==> flow/design.v <==
module ALU(
	input logic [1:0] i_ALU_Op,
	input logic [15:0] i_ALU_1,
	input logic [15:0] i_ALU_2,
	output logic [15:0] o_ALU_out,
	output o_N,
	output o_Z
);
	logic [15:0] ALU_out_temp;
	assign o_ALU_out = ALU_out_temp;
	assign o_N = o_ALU_out[15];
	assign o_Z = (o_ALU_out == 16'b0);
	always_comb begin
		case(i_ALU_Op)
			2'b00: ALU_out_temp = i_ALU_1 + i_ALU_2;
			2'b01: ALU_out_temp = i_ALU_1 - i_ALU_2;
			2'b10: ALU_out_temp = 2*i_ALU_2;
			2'b11: ALU_out_temp = i_ALU_1;
		endcase
	end
endmodule
module RF(
	input i_RF_write,
	input clk,
	input rst,
	input logic [2:0] i_reg_y,
	input logic [2:0] i_reg_x,
	input logic [2:0] i_reg_w,
	input logic [15:0] i_data_w,
	output logic [15:0] o_data_1,
	output logic [15:0] o_data_2
);
	logic [15:0] r0;
	logic [15:0] r1;
	logic [15:0] r2;
	logic [15:0] r3;
	logic [15:0] r4;
	logic [15:0] r5;
	logic [15:0] r6;
	logic [15:0] r7;
	logic [15:0] data_temp_1;
	logic [15:0] data_temp_2;
	assign o_data_1 = data_temp_1;
	assign o_data_2 = data_temp_2;
	always_comb begin
		case(i_reg_x)
			3'b000: data_temp_1 = r0;
			3'b001: data_temp_1 = r1;
			3'b010: data_temp_1 = r2;
			3'b011: data_temp_1 = r3;
			3'b100: data_temp_1 = r4;
			3'b101: data_temp_1 = r5;
			3'b110: data_temp_1 = r6;
			3'b111: data_temp_1 = r7;
		endcase
		case(i_reg_y)
			3'b000: data_temp_2 = r0;
			3'b001: data_temp_2 = r1;
			3'b010: data_temp_2 = r2;
			3'b011: data_temp_2 = r3;
			3'b100: data_temp_2 = r4;
			3'b101: data_temp_2 = r5;
			3'b110: data_temp_2 = r6;
			3'b111: data_temp_2 = r7;
		endcase
	end
	always_ff @(posedge clk or posedge rst) begin
		if(rst) begin
			r0 = 16'b0;
			r1 = 16'b0;
			r2 = 16'b0;
			r3 = 16'b0;
			r4 = 16'b0;
			r5 = 16'b0;
			r6 = 16'b0;
			r7 = 16'b0;
		end else begin 
			if(i_RF_write) begin
				case(i_reg_w)
					3'b000: r0 = i_data_w;
					3'b001: r1 = i_data_w;
					3'b010: r2 = i_data_w;
					3'b011: r3 = i_data_w;
					3'b100: r4 = i_data_w;
					3'b101: r5 = i_data_w;
					3'b110: r6 = i_data_w;
					3'b111: r7 = i_data_w;
				endcase
			end
		end
	end
endmodule
module datapath(
	input rst,
	input clk, 
	input logic [15:0] i_mem_rddata,
	input logic i_PC_write,
	input logic i_Addr_sel,
	input logic i_mem_wr,
	input logic i_MDR_load,
	input logic i_IR_load,
	input logic i_OpA_sel,
	input logic i_OpAB_load,
	input logic [1:0] i_ALU_1_sel,
	input logic [1:0] i_ALU_2_sel,
	input logic [1:0] i_ALUop_sel,
	input logic i_ALU_out,
	input logic i_RF_write,
	input logic i_Reg_in,
	input logic i_Flag_write,
	input logic i_RF_write_call,
	input logic i_mov_hi,
	output logic o_N,
	output logic o_Z,
	output logic [3:0] o_instr,
	output logic [15:0] o_mem_wrdata,
	output logic [15:0] o_mem_addr,
	output logic o_mem_rd,
	output logic o_mem_wr,
	output logic o_imm
);
	logic [15:0] ALU_in1;
	logic [15:0] ALU_in2;
	logic [15:0] ALU_out; 
	logic N_temp; 
	logic Z_temp;
	ALU ALU_inst(
		.i_ALU_Op(i_ALUop_sel),
		.i_ALU_1(ALU_in1),
		.i_ALU_2(ALU_in2),
		.o_ALU_out(ALU_out), 
		.o_Z(Z_temp),
		.o_N(N_temp)
	);
	always @ (posedge clk or posedge rst) begin 
		if (rst) begin 
			o_N <= 0;
			o_Z <= 0;
		end 
		else begin 
			if (i_Flag_write) begin 
				o_N <= N_temp; 
				o_Z <= Z_temp; 
			end 
		end 
	end 
	logic [2:0] reg_y;
	logic [2:0] reg_x; 
	logic [2:0] reg_w;
	logic [15:0] data_w; 
	logic [15:0] data_1;
	logic [15:0] data_2; 
	RF RF_inst (
		.i_RF_write(i_RF_write),
		.clk(clk),
		.rst(rst),
		.i_reg_y(reg_y),
		.i_reg_x(reg_x),
		.i_reg_w(reg_w),
		.i_data_w(data_w),
		.o_data_1(data_1),
		.o_data_2(data_2)
	); 
	logic [15:0] PC;
	logic [15:0] IR;
	logic [15:0] MDR; 
	logic [7:0] imm8; 
	logic [10:0] imm11; 
	logic [15:0] opA;
	logic [15:0] opB;
	logic [15:0] ALU_out_reg;
	logic [15:0] imm8_reg, imm11_reg; 
	assign imm8 = IR[15:8];
	assign imm11 = IR[15:5];
	assign imm8_reg = $signed(imm8);
	assign imm11_reg = {imm11[10], imm11[10], imm11[10], imm11[10], imm11, 1'b0};
	assign o_mem_addr = i_Addr_sel ? PC : opB;
	assign reg_x = i_OpA_sel ? 3'd1 : IR[7:5];
	assign reg_y = IR[10:8];
	assign reg_w = i_RF_write_call ? 3'b111 : reg_x;
	assign data_w = i_Reg_in ? MDR : ALU_out_reg;
	assign o_instr = IR[3:0];
	assign o_imm = IR[4]; 
	assign o_mem_wrdata = opA;
	always_comb begin
		case(i_ALU_1_sel) 
			2'b00: ALU_in1 = PC;
			2'b01: ALU_in1 = opA;
			2'b11: ALU_in1 = 16'b0;
			default: ALU_in1 = 1'b0;
		endcase
		case(i_ALU_2_sel)
			2'b00: ALU_in2 = opB;
			2'b01: ALU_in2 = 16'd2;
			2'b10: ALU_in2 = imm8_reg;
			2'b11: ALU_in2 = imm11_reg;
		endcase
	end
	always_ff @ (posedge clk) begin 
		if (rst) begin
			PC <= 16'b0; 
			IR <= 16'b0; 
			MDR <= 16'b0;
			opA <= 16'b0;
			opB <= 16'b0;
			ALU_out_reg <= 16'b0;
		end
		if(i_PC_write) PC <= ALU_out;
		if(i_IR_load) IR <= i_mem_rddata;
		if(i_OpAB_load) begin
			opA <= data_1;
			opB <= data_2;
		end
		if(i_MDR_load) MDR <= i_mem_rddata;
		if(i_ALU_out) begin
			if(i_mov_hi) ALU_out_reg <= {imm8,opA[7:0]};
			else ALU_out_reg <= ALU_out;
		end
	end 
endmodule
module control(
	input rst,
	input clk, 
	input i_N,
	input i_Z,
	input [3:0] i_instr,
	input i_imm,
	input i_mem_wait,  
	input i_mem_rddatavalid,  
	output logic o_PC_write,
	output logic o_Addr_sel,
	output logic o_mem_rd,
	output logic o_mem_wr,
	output logic o_MDR_load,
	output logic o_IR_load,
	output logic o_OpA_sel,
	output logic o_OpAB_load,
	output logic [1:0] o_ALU_1_sel,
	output logic [1:0] o_ALU_2_sel,
	output logic [1:0] o_ALUop_sel,
	output logic o_ALU_out,
	output logic o_RF_write,
	output logic o_RF_write_call,
	output logic o_Reg_in,
	output logic o_Flag_write,
	output logic o_mov_hi
);
	enum int unsigned 
	{ 
		S_RESET,
		S_FETCH,
		S_DECODE,
		S_ADD_ADDI,
		S_SAVE_MULTIPLY,
		S_LOAD_OPB,
		S_SAVE_PC,
		S_SAVE_REG,
		S_SUB_SUBI_CMP_CMPI,
		S_LD,
		S_LD_SAVE,
		S_LD_SAVE2,		
		S_ST,
		S_MV_MVI_MVHI,
		S_JR_JZ_JN,
		S_JR_JZ_JN_IMM,
		S_CALL,
		S_SAVE_REG_PC,
		S_FETCH_JMP_CALL,
		S_RX_TO_PC,
		S_DATA,
		S_SAVE_REG_PC_2,
		S_JUMP_TO_PC
	} state, nextstate;
	always_ff @ (posedge clk or posedge rst) begin
		if(rst) state <= S_RESET;
		else state <= nextstate;
	end 
	always_comb begin
		nextstate = state;
		o_PC_write = 1'b0;
		o_Addr_sel = 1'b0;
		o_mem_rd = 1'b0;
		o_mem_wr = 1'b0;
		o_MDR_load = 1'b0;
		o_IR_load = 1'b0;
		o_OpA_sel = 1'b0;
		o_OpAB_load = 1'b0;
		o_ALU_1_sel = 2'b0;
		o_ALU_2_sel = 2'b0;
		o_ALUop_sel= 2'b0;
		o_ALU_out = 1'b0;
		o_RF_write = 1'b0;
		o_Reg_in = 1'b0;
		o_Flag_write = 1'b0;
		o_RF_write_call = 1'b0;
		o_mov_hi = 1'b0;
		case(state)
			S_RESET: begin
				nextstate = S_FETCH;
			end
			S_FETCH: begin
				o_PC_write = ~i_mem_wait;  
				o_Addr_sel = 1'b1;
				o_mem_rd = 1'b1;    
				o_ALU_2_sel = 2'b01;
				nextstate = i_mem_wait ? state : S_DATA;
			end
			S_DATA: begin 
				o_IR_load = 1'b1;
				nextstate = i_mem_rddatavalid ? S_DECODE : state;
			end 
			S_DECODE: begin
				o_OpAB_load = 1'b1;
				if(i_instr == 4'b0001) 
					nextstate = S_ADD_ADDI;
				else if(i_instr == 4'b0010 | i_instr == 4'b0011)
					nextstate = S_SUB_SUBI_CMP_CMPI;
				else if(i_instr == 4'b0100)
					nextstate = S_LD;
				else if(i_instr == 4'b0101)
					nextstate = S_ST;
				else if(i_instr == 4'b0000 | i_instr == 4'b0110)
					nextstate = S_MV_MVI_MVHI;
				else if(i_instr == 4'b1000 | i_instr == 4'b1001 | i_instr == 4'b1010)
					nextstate = S_JR_JZ_JN;
				else if(i_instr == 4'b1100)
					nextstate = S_CALL;
			end
			S_ADD_ADDI: begin 
				if (i_imm) o_ALU_2_sel = 2'b10; 
				o_ALU_1_sel = 2'b01;
				o_ALU_out = 1'b1;
				o_Flag_write = 1'b1;
				nextstate = S_SAVE_REG;
			end 
			S_SAVE_REG: begin 
				o_RF_write = 1'b1;
				nextstate = S_FETCH;
			end 
			S_SAVE_MULTIPLY: begin 
				o_ALU_2_sel = 2'b11;
				o_ALU_out = 1'b1;
				o_ALUop_sel = 2'b10;
				nextstate = S_SAVE_REG_PC; 
			end 
			S_SAVE_REG_PC: begin
				o_RF_write = 1'b1;
				nextstate = S_LOAD_OPB;
			end
			S_LOAD_OPB: begin
				o_OpAB_load = 1'b1;
				nextstate = S_SAVE_PC;
			end
			S_SAVE_PC: begin
				o_PC_write = 1'b1;
				nextstate = S_FETCH;
			end
			S_SUB_SUBI_CMP_CMPI: begin 
				if (i_imm) begin 
					o_ALU_1_sel = 2'b01; 
					o_ALU_2_sel = 2'b10; 
					o_ALUop_sel = 2'b01; 
					o_ALU_out = 1'b1; 
					o_Flag_write = 1'b1; 
					if (i_instr == 4'b0010)
						nextstate = S_SAVE_REG; 
					else if (i_instr == 4'b0011)
						nextstate = S_FETCH; 
				end else begin 
					o_ALU_1_sel = 2'b01; 
					o_ALUop_sel = 2'b01; 
					o_ALU_out = 1'b1; 
					o_Flag_write = 1'b1; 
					if (i_instr == 4'b0010)
						nextstate = S_SAVE_REG; 
					else if (i_instr == 4'b0011)
						nextstate = S_FETCH; 
				end
			end 
			S_LD: begin 
				o_mem_rd = 1'b1;  
				nextstate = i_mem_wait ? state : S_LD_SAVE; 
			end
			S_LD_SAVE: begin
				o_MDR_load = 1'b1;
				nextstate = i_mem_rddatavalid ? S_LD_SAVE2 : state;
			end
			S_LD_SAVE2: begin 
				o_ALU_out = 1'b1;
				o_RF_write = 1'b1;
				o_Reg_in = 1'b1;
				nextstate = S_FETCH; 
			end 
			S_ST: begin
				o_mem_wr = 1'b1;  
				nextstate = i_mem_wait ? state : S_FETCH; 
			end
			S_MV_MVI_MVHI: begin
				if(i_instr == 4'b0000) begin
					if(i_imm) o_ALU_2_sel = 2'b10;
					else o_ALU_2_sel = 2'b00;
					o_ALU_1_sel = 2'b11;  
					o_ALUop_sel = 2'b00;
					o_ALU_out = 1'b1;
					nextstate = S_SAVE_REG;
				end 
				else if(i_instr == 4'b0110 && i_imm) begin
					o_mov_hi = 1'b1;
					o_ALUop_sel = 2'b00;
					o_ALU_out = 1'b1;
					nextstate = S_SAVE_REG;	
				end 
			end
			S_FETCH_JMP_CALL: begin
				o_PC_write = 1'b1;
				o_ALU_1_sel = 2'b00;
				o_ALU_2_sel = 2'b11;
				o_ALU_out = 1'b1;
				nextstate = S_FETCH; 
			end
			S_JR_JZ_JN: begin
				if(i_instr == 4'b1000) begin
					if(i_imm) nextstate = S_FETCH_JMP_CALL;
					else begin
						o_PC_write = 1'b1;
						o_ALU_1_sel = 2'b01;
						o_ALUop_sel = 2'b11;
						nextstate = S_FETCH;
					end
				end
				if(i_instr == 4'b1001) begin
					if(i_Z) begin
						if(i_imm) nextstate = S_FETCH_JMP_CALL;
						else begin
							o_PC_write = 1'b1;
							o_ALU_1_sel = 2'b01;
							o_ALUop_sel = 2'b11;
							nextstate =  S_FETCH;
						end
					end
					else nextstate = S_FETCH;
				end
				if(i_instr == 4'b1010) begin
					if(i_N) begin
						if(i_imm) nextstate = S_FETCH_JMP_CALL;
						else begin
							o_PC_write = 1'b1;
							o_ALU_1_sel = 2'b01;
							o_ALUop_sel = 2'b11;
							nextstate =  S_FETCH;
						end
					end
					else nextstate = S_FETCH;
				end
			end
			S_CALL: begin
				o_ALU_1_sel = 1'b0;
				o_ALUop_sel = 2'b11;
				o_ALU_out = 1'b1;
				nextstate = S_SAVE_REG_PC_2;
			end
			S_SAVE_REG_PC_2: begin
				o_RF_write = 1'b1;
				o_RF_write_call = 1'b1;
				if(i_imm) nextstate = S_FETCH_JMP_CALL;
				else nextstate = S_RX_TO_PC;
			end
			S_RX_TO_PC: begin
				o_PC_write = 1'b1;
				o_ALU_1_sel = 2'b01;
				nextstate = S_FETCH;
			end
		endcase
	end
endmodule
module cpu(
	input clk,
	input reset,
	input logic [15:0] i_mem_rddata,
	input logic i_mem_wait,  
	input logic i_mem_rddatavalid,  
	output logic [15:0] o_mem_wrdata,
	output logic [15:0] o_mem_addr,
	output logic o_mem_rd,
	output logic o_mem_wr
);
	logic PC_write;
	logic Addr_sel;
	logic mem_rd;
	logic mem_wr;
	logic MDR_load;
	logic IR_load;
	logic OpA_sel;
	logic OpAB_load;
	logic [1:0] ALU_1_sel;
	logic [1:0] ALU_2_sel;
	logic [1:0] ALUop_sel;
	logic ALU_out;
	logic RF_write;
	logic Reg_in;
	logic Flag_write;
	logic RF_write_call;
	logic mov_hi;
	logic N, Z, imm;
	logic [3:0] instr;
	datapath data(
		.rst(reset),
		.clk(clk), 
		.i_mem_rddata(i_mem_rddata),
		.i_PC_write(PC_write),
		.i_Addr_sel(Addr_sel),
		.i_mem_wr(mem_wr),
		.i_MDR_load(MDR_load),
		.i_IR_load(IR_load),
		.i_OpA_sel(OpA_sel),
		.i_OpAB_load(OpAB_load),
		.i_ALU_1_sel(ALU_1_sel),
		.i_ALU_2_sel(ALU_2_sel),
		.i_ALUop_sel(ALUop_sel),
		.i_ALU_out(ALU_out),
		.i_RF_write(RF_write),
		.i_Reg_in(Reg_in),
		.i_Flag_write(Flag_write),
		.i_RF_write_call(RF_write_call),
		.i_mov_hi(mov_hi),
		.o_N(N),
		.o_Z(Z),
		.o_instr(instr),
		.o_mem_wrdata(o_mem_wrdata),
		.o_mem_addr(o_mem_addr),
		.o_mem_rd(mem_rd),
		.o_mem_wr(mem_wr),
		.o_imm(imm)
	);
	control control(
		.rst(reset),
		.clk(clk),
		.i_N(N),
		.i_Z(Z),
		.i_instr(instr),
		.i_imm(imm),
		.i_mem_wait(i_mem_wait),
		.i_mem_rddatavalid(i_mem_rddatavalid),  
		.o_PC_write(PC_write),
		.o_Addr_sel(Addr_sel),
		.o_mem_rd(o_mem_rd),
		.o_mem_wr(o_mem_wr),
		.o_MDR_load(MDR_load),
		.o_IR_load(IR_load),
		.o_OpA_sel(OpA_sel),
		.o_OpAB_load(OpAB_load),
		.o_ALU_1_sel(ALU_1_sel),
		.o_ALU_2_sel(ALU_2_sel),
		.o_ALUop_sel(ALUop_sel),
		.o_ALU_out(ALU_out),
		.o_RF_write(RF_write),
		.o_Reg_in(Reg_in),
		.o_Flag_write(Flag_write),
		.o_RF_write_call(RF_write_call),
		.o_mov_hi(mov_hi)
	);
endmodule
From RTL to reports: cpu
What the tools print for cpu, step after step.
Line numbers count from 1 in the design file above.
Operators: Yosys type, input widths -> output width; for muxes data width and select width s.
Cell names lack the library's common part.
{ "inputs": {"design": "cpu", "clock": "clk", "library": "sky130hd", "pvt_corner": "tt_025C_1v80"} }

Word level
Counts by Yosys on the flattened word-level netlist (proc, flatten, opt, wreduce; memories kept). Register bits leave out memories and registers merged into their read ports (data or address). Print and check cells are left out.
{ "classes": {"multipliers": 0, "n_mux": 94, "cmp": 0, "n_addsub": 2, "n_logic": 13, "eq_ne": 67, "div_mod_pow": 0, "reduce_logical": 42, "shift": 0} }
{ "ops": {"columns": ["op", "count"], "rows": [
  ["$mux 32", 20],
  ["$pmux 32 s16", 1],
  ["$mux 16", 18],
  ["$pmux 16 s8", 2],
  ["$eq 32x4->1 const B", 7],
  ["$eq 32x5->1 const B", 6],
  ["$eq 32x3->1 const B", 4],
  ["$pmux 16 s4", 2],
  ["$eq 32x2->1 const B", 2],
  ["$reduce_or 7->1", 8],
  ["$eq 3x3->1 const B", 12],
  ["$mux 2", 18],
  ["$eq 32x1->1 const B", 1],
  ["$logic_not 32->1", 1],
  ["$pmux 16 s2", 1],
  ["$mux 1", 24],
  ["$eq 3x2->1 const B", 6],
  ["$add 16x16->16", 1],
  ["$sub 16x16->16", 1],
  ["$logic_not 16->1", 1],
  ["$reduce_bool 16->1", 1],
  ["$reduce_and 2->1", 8],
  ["$eq 4x4->1 const B", 4],
  ["$pmux 2 s4", 2],
  ["$eq 4x3->1 const B", 3],
  ["$reduce_or 6->1", 2],
  ["$reduce_and 10->1", 1],
  ["$ne 2x2->1 const B", 5]
]} }
Other operator kinds: 23; their cells: 56.
{ "bits": {"romBits": 0, "latchBits": 0, "inputBits": 20, "clocked_rd_ports_x_width": 0, "mem_count": 0, "ram_bits": 0, "ff_bits": 258, "elab_cells": 235, "out_inout_bits": 34} }

Depth
Longest topological path by Yosys (ltp), each cell counted once; first at word level (registers and memories cut), then after technology mapping (sequential cells cut; the memories' decode and read muxes count).
{ "logic_depth": {"ltp_word": 15, "abc_area": 0, "mapped_depth": 22, "depth_no_buf": 20} }

Synthesis result
Yosys stat after the flow's synthesis: flattened, memories mapped to cells. It holds for the ABC_AREA given above (unset counts as 0); a run with the other value may have another netlist.
The area totals of this step are shown rounded.
{ "synth_totals": {"ff_cells": 243, "buf_cells": 92, "cell_count": 1398, "sequential_area_um2": 6560, "synth_area_um2": 13200} }
{ "by_type": {"columns": ["type", "count", "area_total_um2"], "rows": [
  ["dfrtp_1", 146, 3.65E+03],
  ["edfxtp_1", 96, 2.88E+03],
  ["a21oi_1", 152, 760.73],
  ["nor2_1", 195, 731.952],
  ["o21ai_0", 119, 595.571],
  ["nand2_1", 150, 563.04],
  ["mux2i_1", 49, 490.47],
  ["mux2_2", 38, 427.91],
  ["clkbuf_1", 76, 285.274],
  ["a221oi_1", 26, 227.718],
  ["and2_1", 36, 225.216],
  ["mux4_2", 9, 202.694],
  ["ha_1", 16, 200.192],
  ["nand3_1", 31, 155.149],
  ["a211oi_1", 20, 150.144],
  ["o22ai_1", 24, 150.144],
  ["inv_1", 31, 116.362],
  ["xor2_1", 12, 105.101]
]} }
Other cell types: 51; their cells: 172.
By module: a second synthesis without flattening, with its own total; a netlist apart from the flattened one above.
{ "hier_totals": {"cells_unflattened": 1259, "area_unflattened_um2": 14400} }
Rows give one instance, submodules left out.
{ "modules": {"columns": ["module", "instances", "area_um2", "cells", "mod_seq_area_um2"], "rows": [
  ["RF", 1, 7140, 603, 3200],
  ["datapath", 1, 4850, 356, 2930],
  ["ALU", 1, 1490, 207, 0.0],
  ["control", 1, 900, 93, 427],
  ["cpu", 1, 0.0, 0, 0.0]
]} }

Timing after synthesis
Source: OpenSTA report_checks on the synthesized netlist (no wires, ideal clock, input and output delay 20% of the period each), path of least setup slack; recovery checks are left aside. Register names are those of the netlist, which keeps one name where synthesis merged equal registers.
{ "synth_path": {"path_kind": "input-to-reg", "start": "in reset", "end": "reg data.ALU_out_reg[0]", "required_ns": 4.167, "path_stages": 2, "setup_time_ns": 0.633, "in_delay_ns": 0.960, "delay_ns": 5.100, "arrival_time_ns": 5.427, "tclk_ns": 4.8, "path_buffers": 0, "slack_ns": -1.260, "t_first_pin_ns": 0.960, "synth_period_reached_ns": 6.06} }
"delay_ns" = arrival - input delay + setup time.
"path_stages": output pins that drive a net of the path, with the launching flip-flop's if there is one; two outputs of one cell count as two.
"synth_period_reached_ns" = period - worst setup slack (recovery checks aside). The figure is calculated, with input and output delays left at 20% of the set period.
The rows between start and end are the longest chain of elaborated cells between them; the timing report does not say that the signal goes this way. Where chains are equally long, one stands for them.
Each line given opens the expression or statement behind the cell; cells for indexed reads and writes are added by Yosys, which also makes memories of some case tables.
At most two assigning lines are given for a register; there are more.
Only ways into the end's enable, where the timed path ends, are counted here.
{ "synth_via": {"path_cell_list": "inv_1 nand2_1", "elab_chain_cells": 1, "cone_cells": 1, "cone_lines": 0, "classes_between": "reduce/logical: 1"} }
{ "synth_lines": {"columns": ["item", "line_no", "rtl"], "rows": [
  ["start, declared", 478, "input reset,"],
  ["$reduce_bool 2->1", null, null],
  ["end, assigned", 216, "if(i_mov_hi) ALU_out_reg <= {imm8,opA[7:0]};"],
  ["end, assigned", 217, "else ALU_out_reg <= ALU_out;"],
  ["end, declared", 171, "logic [15:0] ALU_out_reg;"]
]} }

Worst path after layout
Path of least setup slack in the final report of entry A (OpenROAD, finished layout, wires in). Where an end is a register, its clock arrival counts in the times.
{ "layout_path": {"path_kind": "reg-to-reg", "start": "reg data.IR[2]", "end": "reg data.ALU_out_reg[15]", "arrival_time_ns": 4.92, "t_first_pin_ns": 0.52, "slack_ns": 0.15, "required_ns": 5.07, "path_buffers": 1, "setup_time_ns": 0.26, "tclk_ns": 4.8, "path_stages": 21} }
The rows between start and end are the longest chain of elaborated cells between them; the timing report does not say that the signal goes this way. Where chains are equally long, one stands for them.
At most two assigning lines are given for a register; there are more.
The path ends at the data pin of a flip-flop with enable; ways to the enable are not counted.
{ "layout_via": {"path_cell_list": "edfxtp_1 or3b_4 o21a_4 buf_2 mux2i_1 o21ai_2 nor4_4 nand3_2 o21ai_2 xor2_1 ha_1 a21o_1 a21oi_1 o22ai_1 nor2_1 a21oi_1 a31o_2 or2_2 mux2i_4 xnor2_2 a211oi_1", "elab_chain_cells": 15, "cone_cells": 47, "classes_between": "add/sub: 2; eq/ne: 11; mux: 29; reduce/logical: 5"} }
{ "layout_lines": {"columns": ["item", "line_no", "rtl"], "rows": [
  ["start, declared", 165, "logic [15:0] IR;"],
  ["start, assigned", 202, "IR <= 16'b0;"],
  ["start, assigned", 209, "if(i_IR_load) IR <= i_mem_rddata;"],
  ["$eq 4x4->1", 422, "if(i_instr == 4'b1000) begin"],
  ["$mux 2", 422, null],
  ["$mux 2", 433, "if(i_imm) nextstate = S_FETCH_JMP_CALL;"],
  ["$mux 2", 432, "if(i_Z) begin"],
  ["$mux 2", 431, "if(i_instr == 4'b1001) begin"],
  ["$mux 2", 445, "if(i_imm) nextstate = S_FETCH_JMP_CALL;"],
  ["$mux 2", 444, "if(i_N) begin"],
  ["$mux 2", 443, "if(i_instr == 4'b1010) begin"],
  ["$pmux 2 s3", 297, "case(state)"],
  ["$eq 2x1->1", 186, "case(i_ALU_1_sel)"],
  ["$pmux 16 s2", 186, null],
  ["$sub 16x16->16", 16, "2'b01: ALU_out_temp = i_ALU_1 - i_ALU_2;"],
  ["$pmux 16 s4", 14, "case(i_ALU_Op)"],
  ["$mux 16", 216, "if(i_mov_hi) ALU_out_reg <= {imm8,opA[7:0]};"],
  ["$mux 16", 215, "if(i_ALU_out) begin"],
  ["end, assigned", 216, null],
  ["end, assigned", 217, "else ALU_out_reg <= ALU_out;"],
  ["end, declared", 171, "logic [15:0] ALU_out_reg;"]
]} }

Top module cpu; platform sky130hd; tools Yosys and OpenROAD; 5 stored runs in no particular order. Input and output delays are each 20% of the period that was set; the output load is 0.01 pF.
"worstPathTime_ns" = time allowed to the worst setup path (clock period - input delay - output delay, where it has them) - its slack; a late launch clock adds to it, a late capture clock takes from it.
By "power.total_uw" is meant OpenSTA's value without simulated activity: inputs other than the clock are taken to toggle once in ten clock periods, and the tool carries that through the logic.
The results are shown rounded.
[
  {
    "run": "entry A",
    "settings": { "period_ns": 4.8, "CAP_MARGIN": 20, "CORE_MARGIN": 2, "CORE_UTILIZATION": 40, "SLEW_MARGIN": 20 },
    "results": { "timing.hold.ws_ns": 0.484, "fin_ws_ns": 0.147, "design.die.area_um2": 34600, "tns_setup_ns": 0.000, "worstPathTime_ns": 4.65, "critical_path_kind": "reg-to-reg", "power.total_uw": 11300, "yosys.chip_area_um2": 13200, "final_cell_area_um2": 15600 }
  },
  {
    "run": "entry B",
    "settings": { "period_ns": 4.73, "CAP_MARGIN": 20, "CORE_MARGIN": 2, "CORE_UTILIZATION": 40, "SLEW_MARGIN": 20 },
    "results": { "yosys.chip_area_um2": 13200, "power.total_uw": 11800, "fin_ws_ns": 0.156, "design.die.area_um2": 34600, "final_cell_area_um2": 15800, "worstPathTime_ns": 4.57, "critical_path_kind": "reg-to-reg", "tns_setup_ns": 0.000, "timing.hold.ws_ns": 0.482 }
  },
  {
    "run": "entry C",
    "settings": { "ABC_AREA": 0, "CELL_PAD_IN_SITES_GLOBAL_PLACEMENT": 2, "CTS_CLUSTER_DIAMETER": 354, "GPL_TIMING_DRIVEN": 0, "MIN_ROUTING_LAYER": "met2", "period_ns": 7.1, "CAP_MARGIN": 20, "CORE_MARGIN": 2, "CORE_UTILIZATION": 40, "SLEW_MARGIN": 20 },
    "results": { "final_cell_area_um2": 15300, "power.total_uw": 7770, "timing.hold.ws_ns": 0.483, "worstPathTime_ns": 6.42, "critical_path_kind": "reg-to-reg", "yosys.chip_area_um2": 13200, "design.die.area_um2": 34600, "fin_ws_ns": 0.679, "tns_setup_ns": 0.000 }
  },
  {
    "run": "entry D",
    "settings": { "ABC_AREA": 1, "CAP_MARGIN": 5, "CELL_PAD_IN_SITES_GLOBAL_PLACEMENT": 2, "CORE_UTILIZATION": 71, "CTS_CLUSTER_DIAMETER": 118, "CTS_CLUSTER_SIZE": 29, "GPL_TIMING_DRIVEN": 0, "HOLD_SLACK_MARGIN": 0.17, "MAX_ROUTING_LAYER": "met5", "MIN_ROUTING_LAYER": "met2", "PLACE_DENSITY_LB_ADDON": 0.29, "period_ns": 4.8, "CORE_MARGIN": 2, "SLEW_MARGIN": 20 },
    "outcome": "not finished: placement ended with error FLW-0024"
  },
  {
    "run": "entry E",
    "settings": { "ABC_AREA": 1, "CELL_PAD_IN_SITES_GLOBAL_PLACEMENT": 2, "CTS_CLUSTER_DIAMETER": 354, "MIN_ROUTING_LAYER": "met2", "period_ns": 4.8, "CAP_MARGIN": 20, "CORE_MARGIN": 2, "CORE_UTILIZATION": 40, "SLEW_MARGIN": 20 },
    "results": { "power.total_uw": 11700, "tns_setup_ns": 0.000, "design.die.area_um2": 33900, "fin_ws_ns": 0.439, "yosys.chip_area_um2": 13000, "timing.hold.ws_ns": 0.460, "worstPathTime_ns": 4.36, "critical_path_kind": "reg-to-reg", "final_cell_area_um2": 15100 }
  }
]
